==> flow/design.v <==
module packet2emesh #(parameter AW = 32,    
		      parameter PW = 104)   
   (
    input [PW-1:0]  packet_in,
    output 	    write_in,    
    output [1:0]    datamode_in, 
    output [4:0]    ctrlmode_in, 
    output [AW-1:0] dstaddr_in,  
    output [AW-1:0] srcaddr_in,  
    output [AW-1:0] data_in  
    );
   generate
      if(PW==104)
	begin : p104
	   assign write_in           = packet_in[0];   
	   assign datamode_in[1:0]   = packet_in[2:1];   
	   assign ctrlmode_in[4:0]   = {1'b0,packet_in[6:3]};   
	   assign dstaddr_in[31:0]   = packet_in[39:8]; 	 
	   assign srcaddr_in[31:0]   = packet_in[103:72];  
	   assign data_in[31:0]      = packet_in[71:40]; 
	end
      else if(PW==136)
	begin : p136
	   assign write_in           = packet_in[0];
	   assign datamode_in[1:0]   = packet_in[2:1];  
	   assign ctrlmode_in[4:0]   = packet_in[7:3];
	   assign dstaddr_in[63:0]   = {packet_in[135:104],packet_in[39:8]}; 
	   assign srcaddr_in[63:0]   = {packet_in[71:40],packet_in[135:72]};
	   assign data_in[63:0]      = packet_in[103:40];
	end
      else if(PW==72)
	begin : p72
	   assign write_in           = packet_in[0];
	   assign datamode_in[1:0]   = packet_in[2:1];  
	   assign ctrlmode_in[4:0]   = packet_in[7:3];
	   assign dstaddr_in[31:0]   = packet_in[39:8]; 
	   assign data_in[31:0]      = packet_in[71:40];
	end
      else if(PW==40)
	begin : p40
	   assign write_in           = packet_in[0];
	   assign datamode_in[1:0]   = packet_in[2:1];  
	   assign ctrlmode_in[4:0]   = packet_in[7:3];
	   assign dstaddr_in[15:0]   = packet_in[23:8]; 
	   assign data_in[15:0]      = packet_in[39:24];
	end
      else
	begin : unknown
	end
   endgenerate
endmodule  
module emesh2packet #(parameter AW = 32,    
		      parameter PW = 104)   
   (
    input 	    write_out, 
    input [1:0]     datamode_out,
    input [4:0]     ctrlmode_out,
    input [AW-1:0]  dstaddr_out,
    input [AW-1:0]  data_out, 
    input [AW-1:0]  srcaddr_out, 
    output [PW-1:0] packet_out
    );
   assign packet_out[0]       = write_out;   
   assign packet_out[2:1]     = datamode_out[1:0];
   assign packet_out[7:3]     = ctrlmode_out[4:0];
   generate   
     if(PW==136)
	begin : p136
	   assign packet_out[39:8]    = dstaddr_out[31:0];
	   assign packet_out[71:40]   = data_out[31:0];     
	   assign packet_out[103:72]  = srcaddr_out[31:0];  
	   assign packet_out[135:104] = dstaddr_out[63:32];
	end
      else if(PW==104)
	begin : p104
	   assign packet_out[39:8]    = dstaddr_out[31:0];
	   assign packet_out[71:40]   = data_out[31:0];
	   assign packet_out[103:72]  = srcaddr_out[31:0];
	end
      else if(PW==72)
	begin : p72
	   assign packet_out[39:8]    = dstaddr_out[31:0];
	   assign packet_out[71:40]   = data_out[31:0];
	end
      else if(PW==40)
	begin : p40
	   assign packet_out[23:8]    = dstaddr_out[15:0];
	   assign packet_out[39:24]   = data_out[15:0];
	end
   endgenerate
endmodule  
module oh_dsync  #(parameter PS    = 2,         
		   parameter DELAY = 0         
		   )
   (
    input  clk,  
    input  nreset,  
    input  din,  
    output dout     
    );
   localparam ASIC = 0;   
   generate
      if(ASIC)	
	begin : g0
	   asic_dsync asic_dsync (.clk(clk),
				  .nreset(nreset),
				  .din(din),
				  .dout(dout));
	end
      else
	begin : g0
	   reg [PS:0]   sync_pipe; 
	   always @ (posedge clk or negedge nreset)		 
	     if(!nreset)
	       sync_pipe[PS:0] <= 1'b0;
	     else
	       sync_pipe[PS:0] <= {sync_pipe[PS-1:0],din};	      	      
	   assign dout = (DELAY & sync_pipe[PS]) |   
			 (~DELAY & sync_pipe[PS-1]);  
      	end 
   endgenerate
endmodule  
module oh_memory_ram  # (parameter DW    = 104,            
			 parameter DEPTH = 32,             
			 parameter AW    = $clog2(DEPTH)   
			 ) 
   ( 
    input 		rd_clk, 
    input 		rd_en,  
    input [AW-1:0] 	rd_addr,  
    output reg [DW-1:0] rd_dout,  
    input 		wr_clk, 
    input 		wr_en,  
    input [AW-1:0] 	wr_addr,  
    input [DW-1:0] 	wr_wem,  
    input [DW-1:0] 	wr_din  
    );
   reg [DW-1:0]        ram    [DEPTH-1:0];  
   integer 	       i;
   always @ (posedge rd_clk)
     if(rd_en)       
       rd_dout[DW-1:0] <= ram[rd_addr[AW-1:0]];
   always @(posedge wr_clk)    
     for (i=0;i<DW;i=i+1)
       if (wr_en & wr_wem[i]) 
         ram[wr_addr[AW-1:0]][i] <= wr_din[i];
endmodule  
module oh_memory_dp # (parameter DW    = 104,       
		       parameter DEPTH = 32,        
		       parameter PROJ  = "",        
		       parameter MCW   = 8,          
		       parameter AW    = $clog2(DEPTH)  
		       ) 
   ( 
    input 	    wr_clk,  
    input 	    wr_en,  
    input [DW-1:0]  wr_wem,  
    input [AW-1:0]  wr_addr, 
    input [DW-1:0]  wr_din,  
    input 	    rd_clk,  
    input 	    rd_en,  
    input [AW-1:0]  rd_addr, 
    output [DW-1:0] rd_dout, 
    input 	    shutdown,  
    input [MCW-1:0] memconfig,  
    input [MCW-1:0] memrepair,  
    input 	    bist_en,  
    input 	    bist_we,  
    input [DW-1:0]  bist_wem,  
    input [AW-1:0]  bist_addr,  
    input [DW-1:0]  bist_din   
    );
   localparam ASIC = 0;   
   generate
      if(ASIC)
	begin : asic
	   oh_memory_ram #(.DW(DW),
			   .DEPTH(DEPTH))	     
	   memory_dp ( 
		      .rd_dout	(rd_dout[DW-1:0]),
		      .rd_clk	(rd_clk),
		      .rd_en	(rd_en),
		      .rd_addr	(rd_addr[AW-1:0]),
		      .wr_en	(wr_en),
		      .wr_clk	(wr_clk),
		      .wr_addr	(wr_addr[AW-1:0]),
		      .wr_wem	(wr_wem[DW-1:0]),
		      .wr_din	(wr_din[DW-1:0]));
	end  
      else
	begin : generic
	   oh_memory_ram #(.DW(DW),
			   .DEPTH(DEPTH))	     
	   memory_dp ( 
		      .rd_dout	(rd_dout[DW-1:0]),
		      .rd_clk	(rd_clk),
		      .rd_en	(rd_en),
		      .rd_addr	(rd_addr[AW-1:0]),
		      .wr_en	(wr_en),
		      .wr_clk	(wr_clk),
		      .wr_addr	(wr_addr[AW-1:0]),
		      .wr_wem	(wr_wem[DW-1:0]),
		      .wr_din	(wr_din[DW-1:0]));
	end  
   endgenerate
endmodule  
module oh_fifo_sync #(parameter DW        = 104,       
		      parameter DEPTH     = 32,        
		      parameter PROG_FULL = (DEPTH/2), 
		      parameter AW = $clog2(DEPTH)     
		      ) 
(
   input 	       clk,  
   input 	       nreset,  
   input [DW-1:0]      din,  
   input 	       wr_en,  
   input 	       rd_en,  
   output [DW-1:0]     dout,  
   output 	       full,  
   output 	       prog_full,  
   output 	       empty,  
   output reg [AW-1:0] rd_count      
 );
   reg [AW-1:0]        wr_addr;
   reg [AW-1:0]        rd_addr;
   wire 	       fifo_read;
   wire 	       fifo_write;
   assign empty       = (rd_count[AW-1:0] == 0);   
   assign prog_full   = (rd_count[AW-1:0] >= PROG_FULL);   
   assign full        = (rd_count[AW-1:0] == (DEPTH-1));
   assign fifo_read   = rd_en & ~empty;
   assign fifo_write  = wr_en & ~full;
   always @ ( posedge clk or negedge nreset) 
     if(!nreset) 
       begin	   
          wr_addr[AW-1:0]   <= 'd0;
          rd_addr[AW-1:0]   <= 'b0;
          rd_count[AW-1:0]  <= 'b0;
       end 
     else if(fifo_write & fifo_read) 
       begin
	  wr_addr[AW-1:0] <= wr_addr[AW-1:0] + 'd1;
	  rd_addr[AW-1:0] <= rd_addr[AW-1:0] + 'd1;	      
       end 
     else if(fifo_write) 
       begin
	  wr_addr[AW-1:0] <= wr_addr[AW-1:0]  + 'd1;
	  rd_count[AW-1:0]<= rd_count[AW-1:0] + 'd1;	
       end 
     else if(fifo_read) 
       begin	      
          rd_addr[AW-1:0] <= rd_addr[AW-1:0]  + 'd1;
          rd_count[AW-1:0]<= rd_count[AW-1:0] - 'd1;
       end
   oh_memory_dp 
     #(.DW(DW),
       .DEPTH(DEPTH))
   mem ( 
	.rd_dout	(dout[DW-1:0]),
	.rd_clk		(clk),
	.rd_en		(fifo_read),
	.rd_addr	(rd_addr[AW-1:0]),
	.wr_clk		(clk),
	.wr_en		(fifo_write),
  	.wr_wem		({(DW){1'b1}}),
	.wr_addr	(wr_addr[AW-1:0]),
	.wr_din	        (din[DW-1:0]));
endmodule  
module emaxi( 
   wr_wait, rd_wait, rr_access, rr_packet, m_axi_awid, m_axi_awaddr,
   m_axi_awlen, m_axi_awsize, m_axi_awburst, m_axi_awlock,
   m_axi_awcache, m_axi_awprot, m_axi_awqos, m_axi_awvalid, m_axi_wid,
   m_axi_wdata, m_axi_wstrb, m_axi_wlast, m_axi_wvalid, m_axi_bready,
   m_axi_arid, m_axi_araddr, m_axi_arlen, m_axi_arsize, m_axi_arburst,
   m_axi_arlock, m_axi_arcache, m_axi_arprot, m_axi_arqos,
   m_axi_arvalid, m_axi_rready,
   wr_access, wr_packet, rd_access, rd_packet, rr_wait, m_axi_aclk,
   m_axi_aresetn, m_axi_awready, m_axi_wready, m_axi_bid, m_axi_bresp,
   m_axi_bvalid, m_axi_arready, m_axi_rid, m_axi_rdata, m_axi_rresp,
   m_axi_rlast, m_axi_rvalid
   );
   parameter M_IDW  = 12;
   parameter PW     = 104;
   parameter AW     = 32;
   parameter DW     = 32;
   input 	       wr_access;
   input [PW-1:0]      wr_packet;   
   output 	       wr_wait;
   input 	       rd_access;
   input [PW-1:0]      rd_packet;
   output 	       rd_wait;
   output 	       rr_access;
   output [PW-1:0]     rr_packet;
   input 	       rr_wait;
   input  	       m_axi_aclk;     
   input  	       m_axi_aresetn;  
   output [M_IDW-1:0]  m_axi_awid;     
   output [31 : 0]     m_axi_awaddr;   
   output [7 : 0]      m_axi_awlen;    
   output [2 : 0]      m_axi_awsize;   
   output [1 : 0]      m_axi_awburst;  
   output              m_axi_awlock;   
   output [3 : 0]      m_axi_awcache;  
   output [2 : 0]      m_axi_awprot;   
   output [3 : 0]      m_axi_awqos;    
   output 	       m_axi_awvalid;  
   input 	       m_axi_awready;  
   output [M_IDW-1:0]  m_axi_wid;     
   output [63 : 0]     m_axi_wdata;    
   output [7 : 0]      m_axi_wstrb;    
   output 	       m_axi_wlast;    
   output 	       m_axi_wvalid;   
   input 	       m_axi_wready;   
   input [M_IDW-1:0]   m_axi_bid;
   input [1 : 0]       m_axi_bresp;    
   input 	       m_axi_bvalid;   
   output 	       m_axi_bready;   
   output [M_IDW-1:0]  m_axi_arid;     
   output [31 : 0]     m_axi_araddr;   
   output [7 : 0]      m_axi_arlen;    
   output [2 : 0]      m_axi_arsize;   
   output [1 : 0]      m_axi_arburst;  
   output              m_axi_arlock;   
   output [3 : 0]      m_axi_arcache;  
   output [2 : 0]      m_axi_arprot;   
   output [3 : 0]      m_axi_arqos;    
   output 	       m_axi_arvalid;  
   input 	       m_axi_arready;  
   input [M_IDW-1:0]   m_axi_rid;      
   input [63 : 0]      m_axi_rdata;    
   input [1 : 0]       m_axi_rresp;    
   input 	       m_axi_rlast;    
   input 	       m_axi_rvalid;   
   output 	       m_axi_rready;   
   reg [31 : 0]        m_axi_awaddr;
   reg [7:0] 	       m_axi_awlen;
   reg [2:0] 	       m_axi_awsize;
   reg 		       m_axi_awvalid;
   reg [63 : 0]        m_axi_wdata;
   reg [63 : 0]        m_axi_rdata_reg;
   reg [7 : 0] 	       m_axi_wstrb;
   reg 		       m_axi_wlast;
   reg 		       m_axi_wvalid;
   reg 		       awvalid_b;
   reg [31:0] 	       awaddr_b;
   reg [2:0] 	       awsize_b;
   reg [7:0] 	       awlen_b;
   reg 		       wvalid_b;
   reg [63:0] 	       wdata_b;
   reg [7:0] 	       wstrb_b;
   reg [63 : 0]        wdata_aligned;
   reg [7 : 0] 	       wstrb_aligned;
   reg 		       rr_access;
   reg [31:0] 	       rr_data;
   reg [31:0] 	       rr_srcaddr;
   reg [3:0] 	       rr_datamode;
   reg [3:0] 	       rr_ctrlmode;
   reg [31:0] 	       rr_dstaddr;
   reg [63:0] 	       m_axi_rdata_fifo;
   reg 		       rr_access_fifo;
   wire 	       aw_go;
   wire 	       w_go;
   wire 	       readinfo_wren;
   wire 	       readinfo_full;
   wire [40:0] 	       readinfo_out;
   wire [40:0] 	       readinfo_in;
   wire 	       awvalid_in;
   wire [1:0] 	       wr_datamode;
   wire [AW-1:0]       wr_dstaddr;
   wire [DW-1:0]       wr_data;
   wire [AW-1:0]       wr_srcaddr;
   wire [1:0] 	       rd_datamode;
   wire [4:0] 	       rd_ctrlmode;
   wire [AW-1:0]       rd_dstaddr;
   wire [AW-1:0]       rd_srcaddr;
   wire [1:0] 	       rr_datamode_fifo;
   wire [3:0] 	       rr_ctrlmode_fifo;
   wire [31:0] 	       rr_dstaddr_fifo;
   wire [2:0] 	       rr_alignaddr_fifo;
   wire [103:0]        packet_out;   
   wire 	       fifo_prog_full;
   wire 	       fifo_full;   	
   wire 	       fifo_rd_en;
   wire 	       fifo_wr_en;
   packet2emesh p2e_rxwr (
			  .write_in		(),
			  .datamode_in		(wr_datamode[1:0]),
			  .ctrlmode_in		(),
			  .dstaddr_in		(wr_dstaddr[AW-1:0]),
			  .data_in		(wr_data[DW-1:0]),
			  .srcaddr_in		(wr_srcaddr[AW-1:0]),
			  .packet_in		(wr_packet[PW-1:0])
			  );
   packet2emesh p2e_rxrd (
			  .write_in		(),
			  .datamode_in		(rd_datamode[1:0]),
			  .ctrlmode_in		(rd_ctrlmode[4:0]),
			  .dstaddr_in		(rd_dstaddr[AW-1:0]),
			  .data_in		(),
			  .srcaddr_in		(rd_srcaddr[AW-1:0]),
			  .packet_in		(rd_packet[PW-1:0])
			  );
   emesh2packet e2p (
		     .packet_out	(rr_packet[PW-1:0]),
		     .write_out		(1'b1),
		     .datamode_out	(rr_datamode[1:0]),
		     .ctrlmode_out	({1'b0,rr_ctrlmode[3:0]}),
		     .dstaddr_out	(rr_dstaddr[AW-1:0]),
		     .data_out		(rr_data[DW-1:0]),
		     .srcaddr_out	(rr_srcaddr[AW-1:0])
		     );
   assign m_axi_awid[M_IDW-1:0]  = {(M_IDW){1'b0}};
   assign m_axi_awburst[1:0]	= 2'b01;  
   assign m_axi_awcache[3:0]	= 4'b0000;  
   assign m_axi_awprot[2:0]	= 3'b000;
   assign m_axi_awqos[3:0]	= 4'b0000;
   assign m_axi_awlock          = 1'b0;
   assign m_axi_arid[M_IDW-1:0] = {(M_IDW){1'b0}};
   assign m_axi_arburst[1:0]	= 2'b01;  
   assign m_axi_arcache[3:0]	= 4'b0000;
   assign m_axi_arprot[2:0]	= 3'h0;
   assign m_axi_arqos[3:0]	= 4'h0;
   assign m_axi_arlock          = 1'b0;
   assign m_axi_bready    	= 1'b1; 
   assign m_axi_wid[M_IDW-1:0]  = {(M_IDW){1'b0}};
   assign aw_go       = m_axi_awvalid & m_axi_awready;
   assign w_go        = m_axi_wvalid  & m_axi_wready;
   assign wr_wait     = awvalid_b | wvalid_b;
   assign awvalid_in  = wr_access & ~awvalid_b & ~wvalid_b;
   always @( posedge m_axi_aclk )     
     if(!m_axi_aresetn) 
       begin
          m_axi_awvalid      <= 1'b0;
          m_axi_awaddr[31:0] <= 32'd0;
          m_axi_awlen[7:0]   <= 8'd0;
          m_axi_awsize[2:0]  <= 3'd0;	  
          awvalid_b          <= 1'b0;
          awaddr_b           <= 'd0;
          awlen_b[7:0]       <= 'd0;
          awsize_b[2:0]      <= 'd0;
       end 
     else 
       begin
          if( ~m_axi_awvalid | aw_go ) 
	    begin
               if( awvalid_b ) 
		 begin
		    m_axi_awvalid       <= 1'b1;
		    m_axi_awaddr[31:0]  <= awaddr_b[31:0];
		    m_axi_awlen[7:0]    <= awlen_b[7:0];
		    m_axi_awsize[2:0]   <= awsize_b[2:0];
		 end 
	      else 
		begin
		   m_axi_awvalid       <= awvalid_in;
		   m_axi_awaddr[31:0]  <= wr_dstaddr[31:0];
		   m_axi_awlen[7:0]    <= 8'b0;
		   m_axi_awsize[2:0]   <= { 1'b0, wr_datamode[1:0]};
		end
	    end
          if( awvalid_in & m_axi_awvalid & ~aw_go )
            awvalid_b <= 1'b1;
          else if( aw_go )
            awvalid_b <= 1'b0;
         if( awvalid_in )
	   begin
              awaddr_b[31:0]  <= wr_dstaddr[31:0];
              awlen_b[7:0]    <= 8'b0;
              awsize_b[2:0]   <= { 1'b0, wr_datamode[1:0] };
         end        
       end  
   always @*
     case( wr_datamode[1:0] )        
       2'b00:    wdata_aligned[63:0] = { 8{wr_data[7:0]}};
       2'b01:    wdata_aligned[63:0] = { 4{wr_data[15:0]}};
       2'b10:    wdata_aligned[63:0] = { 2{wr_data[31:0]}};
       default: wdata_aligned[63:0]  = { wr_srcaddr[31:0], wr_data[31:0]};
     endcase
   always @*
     begin
	case(wr_datamode[1:0])
          2'd0:  
            case(wr_dstaddr[2:0])
              3'd0:    wstrb_aligned[7:0] = 8'h01;
              3'd1:    wstrb_aligned[7:0] = 8'h02;
              3'd2:    wstrb_aligned[7:0] = 8'h04;
              3'd3:    wstrb_aligned[7:0] = 8'h08;
              3'd4:    wstrb_aligned[7:0] = 8'h10;
              3'd5:    wstrb_aligned[7:0] = 8'h20;
              3'd6:    wstrb_aligned[7:0] = 8'h40;
              default: wstrb_aligned[7:0] = 8'h80;
            endcase
          2'd1:  
            case(wr_dstaddr[2:1])
              2'd0:    wstrb_aligned[7:0] = 8'h03;
              2'd1:    wstrb_aligned[7:0] = 8'h0c;
              2'd2:    wstrb_aligned[7:0] = 8'h30;
              default: wstrb_aligned[7:0] = 8'hc0;
            endcase
          2'd2:  
            if(wr_dstaddr[2])
	      wstrb_aligned[7:0] = 8'hf0;
            else
	      wstrb_aligned[7:0] = 8'h0f;
	  2'd3: 
	    wstrb_aligned[7:0] = 8'hff;
	endcase  
     end  
   always @ (posedge m_axi_aclk )
     if(~m_axi_aresetn) 
       begin	  
	  m_axi_wvalid      <= 1'b0;
          m_axi_wdata[63:0] <= 64'b0;
          m_axi_wstrb[7:0]  <= 8'b0;
          m_axi_wlast       <= 1'b1;  
          wvalid_b          <= 1'b0;
          wdata_b[63:0]     <= 64'b0;
          wstrb_b[7:0]      <= 8'b0;         
       end 
     else 
       begin
          if( ~m_axi_wvalid | w_go ) 
	    begin
            if( wvalid_b ) 
	      begin
		 m_axi_wvalid       <= 1'b1;
		 m_axi_wdata[63:0]  <= wdata_b[63:0];
		 m_axi_wstrb[7:0]   <= wstrb_b[7:0];
              end 
	    else 
	      begin
		 m_axi_wvalid       <= awvalid_in;
		 m_axi_wdata[63:0]  <= wdata_aligned[63:0];
		 m_axi_wstrb[7:0]   <= wstrb_aligned[7:0];
              end
            end  
         if( wr_access & m_axi_wvalid & ~w_go )
           wvalid_b <= 1'b1;
         else if( w_go )
           wvalid_b <= 1'b0;
          if( awvalid_in ) 
	    begin
               wdata_b[63:0] <= wdata_aligned[63:0];
               wstrb_b[7:0]  <= wstrb_aligned[7:0];
            end
       end  
   assign  readinfo_in[40:0] = {rd_srcaddr[31:0], 
				rd_dstaddr[2:0],  
				rd_ctrlmode[3:0], 
				rd_datamode[1:0]  
				};
   wire sync_nreset;   
   oh_dsync dsync(.dout	(sync_nreset),
	       .clk	(m_axi_aclk),
	       .nreset       (1'b1),
	       .din	(m_axi_aresetn)
	       );
   oh_fifo_sync #(.DW(104), 
		   .DEPTH(32)) 
   fifo_async (.full		(fifo_full),
	       .prog_full	(fifo_prog_full),
	       .dout		(packet_out[103:0]),
	       .empty		(),
	       .nreset		(sync_nreset),
	       .clk	        (m_axi_aclk),
	       .wr_en		(fifo_wr_en),
	       .din		({63'b0,readinfo_in[40:0]}),
	       .rd_en		(fifo_rd_en)
	       ); 
   assign  rr_datamode_fifo[1:0]  = packet_out[1:0];
   assign  rr_ctrlmode_fifo[3:0]  = packet_out[5:2];
   assign  rr_alignaddr_fifo[2:0] = packet_out[8:6];
   assign  rr_dstaddr_fifo[31:0]  = packet_out[40:9];
   assign    m_axi_araddr[31:0]   = rd_dstaddr[31:0];
   assign    m_axi_arsize[2:0]    = {1'b0, rd_datamode[1:0]};
   assign    m_axi_arlen[7:0]     = 8'd0;  
   assign    m_axi_arvalid        = rd_access & ~fifo_prog_full;  
   assign    fifo_wr_en           = m_axi_arvalid & m_axi_arready ;
   assign    rd_wait              = ~m_axi_arready | fifo_prog_full; 
   assign    fifo_rd_en           =  m_axi_rvalid & m_axi_rready; 
   assign    m_axi_rready         = ~rr_wait;  
   always @ (posedge m_axi_aclk)
     if(!m_axi_aresetn) 
       begin
	  rr_access_fifo  <= 1'b0;	  
	  rr_access       <= 1'b0;	  
       end
     else	 
       begin
	  rr_access_fifo   <= fifo_rd_en;
	  rr_access        <= rr_access_fifo;	  
       end
   always @ (posedge m_axi_aclk)    
     begin	  
	m_axi_rdata_fifo[63:0] <= m_axi_rdata[63:0];      	  
	rr_datamode[1:0]       <= rr_datamode_fifo[1:0];
	rr_ctrlmode[3:0]       <= rr_ctrlmode_fifo[3:0];
	rr_dstaddr[31:0]       <= rr_dstaddr_fifo[31:0];	  
	case(rr_datamode_fifo[1:0]) 
          2'd0:   
            case(rr_alignaddr_fifo[2:0])
	      3'd0:     rr_data[31:0] <= {24'b0,m_axi_rdata_fifo[7:0]};
	      3'd1:     rr_data[31:0] <= {24'b0,m_axi_rdata_fifo[15:8]};
	      3'd2:     rr_data[31:0] <= {24'b0,m_axi_rdata_fifo[23:16]};
	      3'd3:     rr_data[31:0] <= {24'b0,m_axi_rdata_fifo[31:24]};
	      3'd4:     rr_data[31:0] <= {24'b0,m_axi_rdata_fifo[39:32]};
	      3'd5:     rr_data[31:0] <= {24'b0,m_axi_rdata_fifo[47:40]};
	      3'd6:     rr_data[31:0] <= {24'b0,m_axi_rdata_fifo[55:48]};
	      3'd7:     rr_data[31:0] <= {24'b0,m_axi_rdata_fifo[63:56]};
	      default:  rr_data[31:0] <= {24'b0,m_axi_rdata_fifo[7:0]};
            endcase	    
          2'd1:   
            case(rr_alignaddr_fifo[2:1])
	      2'd0:    rr_data[31:0] <= {16'b0,m_axi_rdata_fifo[15:0]};
	      2'd1:    rr_data[31:0] <= {16'b0,m_axi_rdata_fifo[31:16]};
	      2'd2:    rr_data[31:0] <= {16'b0,m_axi_rdata_fifo[47:32]};
	      2'd3:    rr_data[31:0] <= {16'b0,m_axi_rdata_fifo[63:48]};
	      default: rr_data[31:0] <= {16'b0,m_axi_rdata_fifo[15:0]};
            endcase
          2'd2:   
	    begin
               if(rr_alignaddr_fifo[2])
		 rr_data[31:0] <= m_axi_rdata_fifo[63:32];
               else
		 rr_data[31:0] <= m_axi_rdata_fifo[31:0];
	    end
          2'd3: 
	    begin  
	       rr_data[31:0]     <= m_axi_rdata_fifo[31:0];
	       rr_srcaddr[31:0]  <= m_axi_rdata_fifo[63:32];
            end
        endcase         
     end  
endmodule  
Reports on emaxi
What the tools print for emaxi, step after step.
Line numbers count from 1 in the design file above.
Operators: Yosys type, input widths -> output width; for muxes data width and select width s.
Cell names lack the library's common part.
Not given: --
- top: emaxi
- clock: m_axi_aclk
- cell library: sky130hd
- corner: tt_025C_1v80

After elaboration
Counts by Yosys on the flattened word-level netlist (proc, flatten, opt, wreduce; memories kept). Register bits leave out memories and registers merged into their read ports (data or address). Print and check cells are left out. Cells with the same type and inputs are merged into one.
Memory sizes are those after Yosys's memory passes, which may raise the word count (mostly to a power of two), join words into wider ones and drop unused or constant bits.
- $add $sub $neg at 4
- magnitude comparators at 1
- noted equal/unequal tests: 26
- mux-type cells at 131
- bitwise operators at 30
- noted reductions and logical operators: 14
- operator list (cell ; count):
    $mux 104 ; 104
    $pmux 32 s8 ; 1
    $pmux 32 s4 ; 2
    $pmux 64 s3 ; 1
    $mux 64 ; 1
    $mux 32 ; 2
    $pmux 8 s7 ; 1
    $mux 5 ; 7
    $pmux 8 s4 ; 1
    $pmux 8 s3 ; 1
    $eq 3x3->1 const B ; 7
    $mux 8 ; 2
    $add 5x1->5 const B ; 3
    $and 1x1->1 ; 14
    $eq 2x2->1 const B ; 7
    $not 1->1 ; 12
    $eq 3x2->1 const B ; 4
    $reduce_bool 2->1 ; 5
    $eq 2x1->1 const B ; 4
    $logic_not 2->1 ; 4
    $mux 1 ; 7
    $eq 3x1->1 const B ; 2
    $logic_not 3->1 ; 2
    $sub 5x1->5 const B ; 1
    $ge 5x5->1 const B ; 1
    $eq 5x5->1 const B ; 1
    $logic_not 5->1 ; 1
    $or 1x1->1 ; 4
Other operator kinds: 3; their cells: 4.
- register bits at 401
- bits in writable memories at 3328
- word width x clocked read ports: 104
- memories at 1
- input bits: 311
- noted output and inout port bits: 335
- noted elaborated cells: 231
- memories (memory ; depth ; width ; rd ports ; wr ports ; RTL line ; source):
    fifo_async.mem.generic.memory_dp.ram ; 32 ; 104 ; 1 ; 1 ; 138 ; reg [DW-1:0]        ram    [DEPTH-1:0];

Depth
Longest topological path by Yosys (ltp), each cell counted once; first at word level (registers and memories cut), then after technology mapping (sequential cells cut; the memories' decode and read muxes count).
- depth in word-level cells: 8
- ABC_AREA at 0
- mapped depth: 9
- gate-level depth less buffers: 9

Synthesis result
Yosys stat after the flow's synthesis: flattened, memories mapped to cells. It holds for the ABC_AREA given above (unset counts as 0); a run with the other value may have another netlist.
The area totals of this step are shown rounded.
- cells by type (type ; count ; total area (µm²)):
    edfxtp_1 ; 1385 ; 4.16E+04
    dfxtp_1 ; 354 ; 7.09E+03
    mux2i_1 ; 422 ; 4.22E+03
    mux4_2 ; 170 ; 3.83E+03
    a22oi_1 ; 190 ; 1.43E+03
    a21oi_1 ; 277 ; 1386.33
    buf_4 ; 138 ; 1.04E+03
    nand2_1 ; 245 ; 919.632
    nor2b_1 ; 118 ; 738.208
    a211oi_1 ; 86 ; 645.619
    nor2_1 ; 171 ; 641.866
    clkbuf_1 ; 134 ; 502.982
    nand3_1 ; 96 ; 480.461
    buf_2 ; 86 ; 430.413
    o21ai_0 ; 82 ; 410.394
    dfrtp_1 ; 15 ; 375.36
    nand4_1 ; 44 ; 275.264
    mux2_2 ; 18 ; 202.694
Other cell types: 43; their cells: 186.
- mapped cells at 4217
- synthesis area at 67000 µm²
- sequential part of the area at 49000 µm²
- flip-flop cells at 1754
- noted buffers: 385
The figures by module come from a second, unflattened synthesis with its own total; it is not the netlist above.
- cell total of the unflattened synthesis at 12174
- noted area (unflattened synthesis): 160000 µm²
Rows give one instance, submodules left out.
- by module (module ; instances ; cells ; area (µm²) ; sequential area (µm²)):
    oh_memory_ram ; 1 ; 10174 ; 140000 ; 100000
    emaxi ; 1 ; 1601 ; 15000 ; 8000
    packet2emesh ; 2 ; 105 ; 780 ; 0.0
    oh_fifo_sync ; 1 ; 83 ; 860 ; 380
    emesh2packet ; 1 ; 104 ; 780 ; 0.0
    oh_dsync ; 1 ; 2 ; 50 ; 50
    oh_memory_dp ; 1 ; 0 ; 0.0 ; 0.0

Worst setup path after synthesis
OpenSTA on the mapped netlist: ideal clock, no wires. The path of least setup slack (recovery checks aside). Input and output delay are each 20% of the period. Register names are those of the netlist, which keeps one name where synthesis merged equal registers.
- path type: input to register
- from: input port rd_access
- to: memory fifo_async.mem.generic.memory_dp.ram[31][0]
- clock period: 5.0 ns
- external input delay at 1.000 ns
- setup time at 0.440 ns
- time at the first pin: 1.000 ns
- data arrival time at 3.675 ns
- data required time: 4.560 ns
- path slack at 0.885 ns
- noted delay of the path: 3.115 ns
- stages: 6
- buffers on the path at 1
- period reached after synthesis at 4.115 ns
"delay of the path" = arrival - input delay + setup time.
"stages": output pins that drive a net of the path, with the launching flip-flop's if there is one; two outputs of one cell count as two.
"period reached after synthesis" = period - worst setup slack (recovery checks aside). The figure is calculated, with input and output delays left at 20% of the set period.
- cells stage by stage: nor2b_1 nand2_1 inv_2 nand2_1 clkbuf_1 nor2_1
- RTL lines, path post-synthesis (element ; RTL line ; source):
    from (decl) ; 289 ; input rd_access;
    to (decl) ; 138 ; reg [DW-1:0]        ram    [DEPTH-1:0];
Chain of elaborated cells between the ends: none given.

Worst path after layout
Path of least setup slack in the final report of flow run 1 (OpenROAD, finished layout, wires in). Where an end is a register, its clock arrival counts in the times.
- path type: input to output
- from: input port rd_packet[9]
- to: output port m_axi_araddr[1]
- clock period: 5.62 ns
- external input delay at 1.12 ns
- external output delay: 1.12 ns
- time at the first pin: 1.12 ns
- data arrival time at 2.56 ns
- data required time: 4.50 ns
- path slack at 1.94 ns
- stages: 3
- buffers on the path at 3
- cells stage by stage: clkdlybuf4s50_1 buf_4 clkdlybuf4s50_1
- noted cells in the longest elaborated chain: 0
- elaborated cells on any way between the ends at 0
- source lines of those cells: 0
- RTL lines, path after layout (element ; RTL line ; source):
    from (decl) ; 290 ; input [PW-1:0]      rd_packet;
    to (decl) ; 319 ; output [31 : 0]     m_axi_araddr;

Appendix: measured runs

emaxi through Yosys and OpenROAD on sky130hd: 4 stored runs, unordered, with their settings and measured results. The constraints put input and output delay at 20% of the set period each and load the outputs with 0.01 pF.
"clock period reached" = clock period - worst setup slack. The figure is calculated, with input and output delays left at 20% of the set period.
By "time used up by the worst setup path" is meant the share of the clock period that the worst setup path is allowed (20% is reserved at inputs, 20% at outputs), minus its slack. Clock arrival times at its registers enter into it.
The measured numbers are rounded.

Flow run 1
Settings were CAP_MARGIN = 0; CELL_PAD_IN_SITES_GLOBAL_PLACEMENT = 2; CORE_ASPECT_RATIO = 1.74; CORE_MARGIN = 8; CTS_CLUSTER_SIZE = 35; GPL_ROUTABILITY_DRIVEN = 0; HOLD_SLACK_MARGIN = 0.04; MAX_ROUTING_LAYER = met4; period_ns = 5.62; CORE_UTILIZATION = 40; SLEW_MARGIN = 20
- clock period reached: 3.680 ns
- noted the die outline area: 180,000 µm²
- time used up by the worst setup path: 1.43 ns
- worst path kind: input to output
- noted the utilization after layout: 0.48
- setup slack of the worst path: 1.9 ns
- noted the chip area in the Yosys report: 67,000 µm²
- setup TNS at 0.000 ns

Flow run 2
Settings were ABC_AREA = 0; CORE_ASPECT_RATIO = 1.5; CORE_UTILIZATION = 62; CTS_CLUSTER_DIAMETER = 211; PLACE_DENSITY_LB_ADDON = 0.01; SETUP_SLACK_MARGIN = 0.16; period_ns = 2.11; CAP_MARGIN = 20; CORE_MARGIN = 2; SLEW_MARGIN = 20
- clock period reached: 2.321 ns
- noted the die outline area: 110,000 µm²
- time used up by the worst setup path: 2.32 ns
- worst path kind: register to register
- noted the utilization after layout: 0.8
- setup slack of the worst path: -0.21 ns
- noted the chip area in the Yosys report: 67,000 µm²
- setup TNS at -14 ns

Flow run 3
Settings were CELL_PAD_IN_SITES_DETAIL_PLACEMENT = 1; CELL_PAD_IN_SITES_GLOBAL_PLACEMENT = 1; CORE_UTILIZATION = 40; CTS_CLUSTER_DIAMETER = 228; GPL_TIMING_DRIVEN = 0; HOLD_SLACK_MARGIN = 0.2; MAX_ROUTING_LAYER = met4; PLACE_DENSITY_LB_ADDON = 0.05; TNS_END_PERCENT = 60; period_ns = 5.34; CAP_MARGIN = 20; CORE_MARGIN = 2; SLEW_MARGIN = 20
- clock period reached: 4.302 ns
- noted the die outline area: 170,000 µm²
- time used up by the worst setup path: 3.23 ns
- worst path kind: register to output
- noted the utilization after layout: 0.49
- setup slack of the worst path: 1.0 ns
- noted the chip area in the Yosys report: 67,000 µm²
- setup TNS at 0.000 ns

Flow run 4
Settings were CORE_UTILIZATION = 40; period_ns = 5.0; CAP_MARGIN = 20; CORE_MARGIN = 2; SLEW_MARGIN = 20
- clock period reached: 3.605 ns
- noted the die outline area: 170,000 µm²
- time used up by the worst setup path: 1.61 ns
- worst path kind: input to output
- noted the utilization after layout: 0.48
- setup slack of the worst path: 1.4 ns
- noted the chip area in the Yosys report: 67,000 µm²
- setup TNS at 0.000 ns
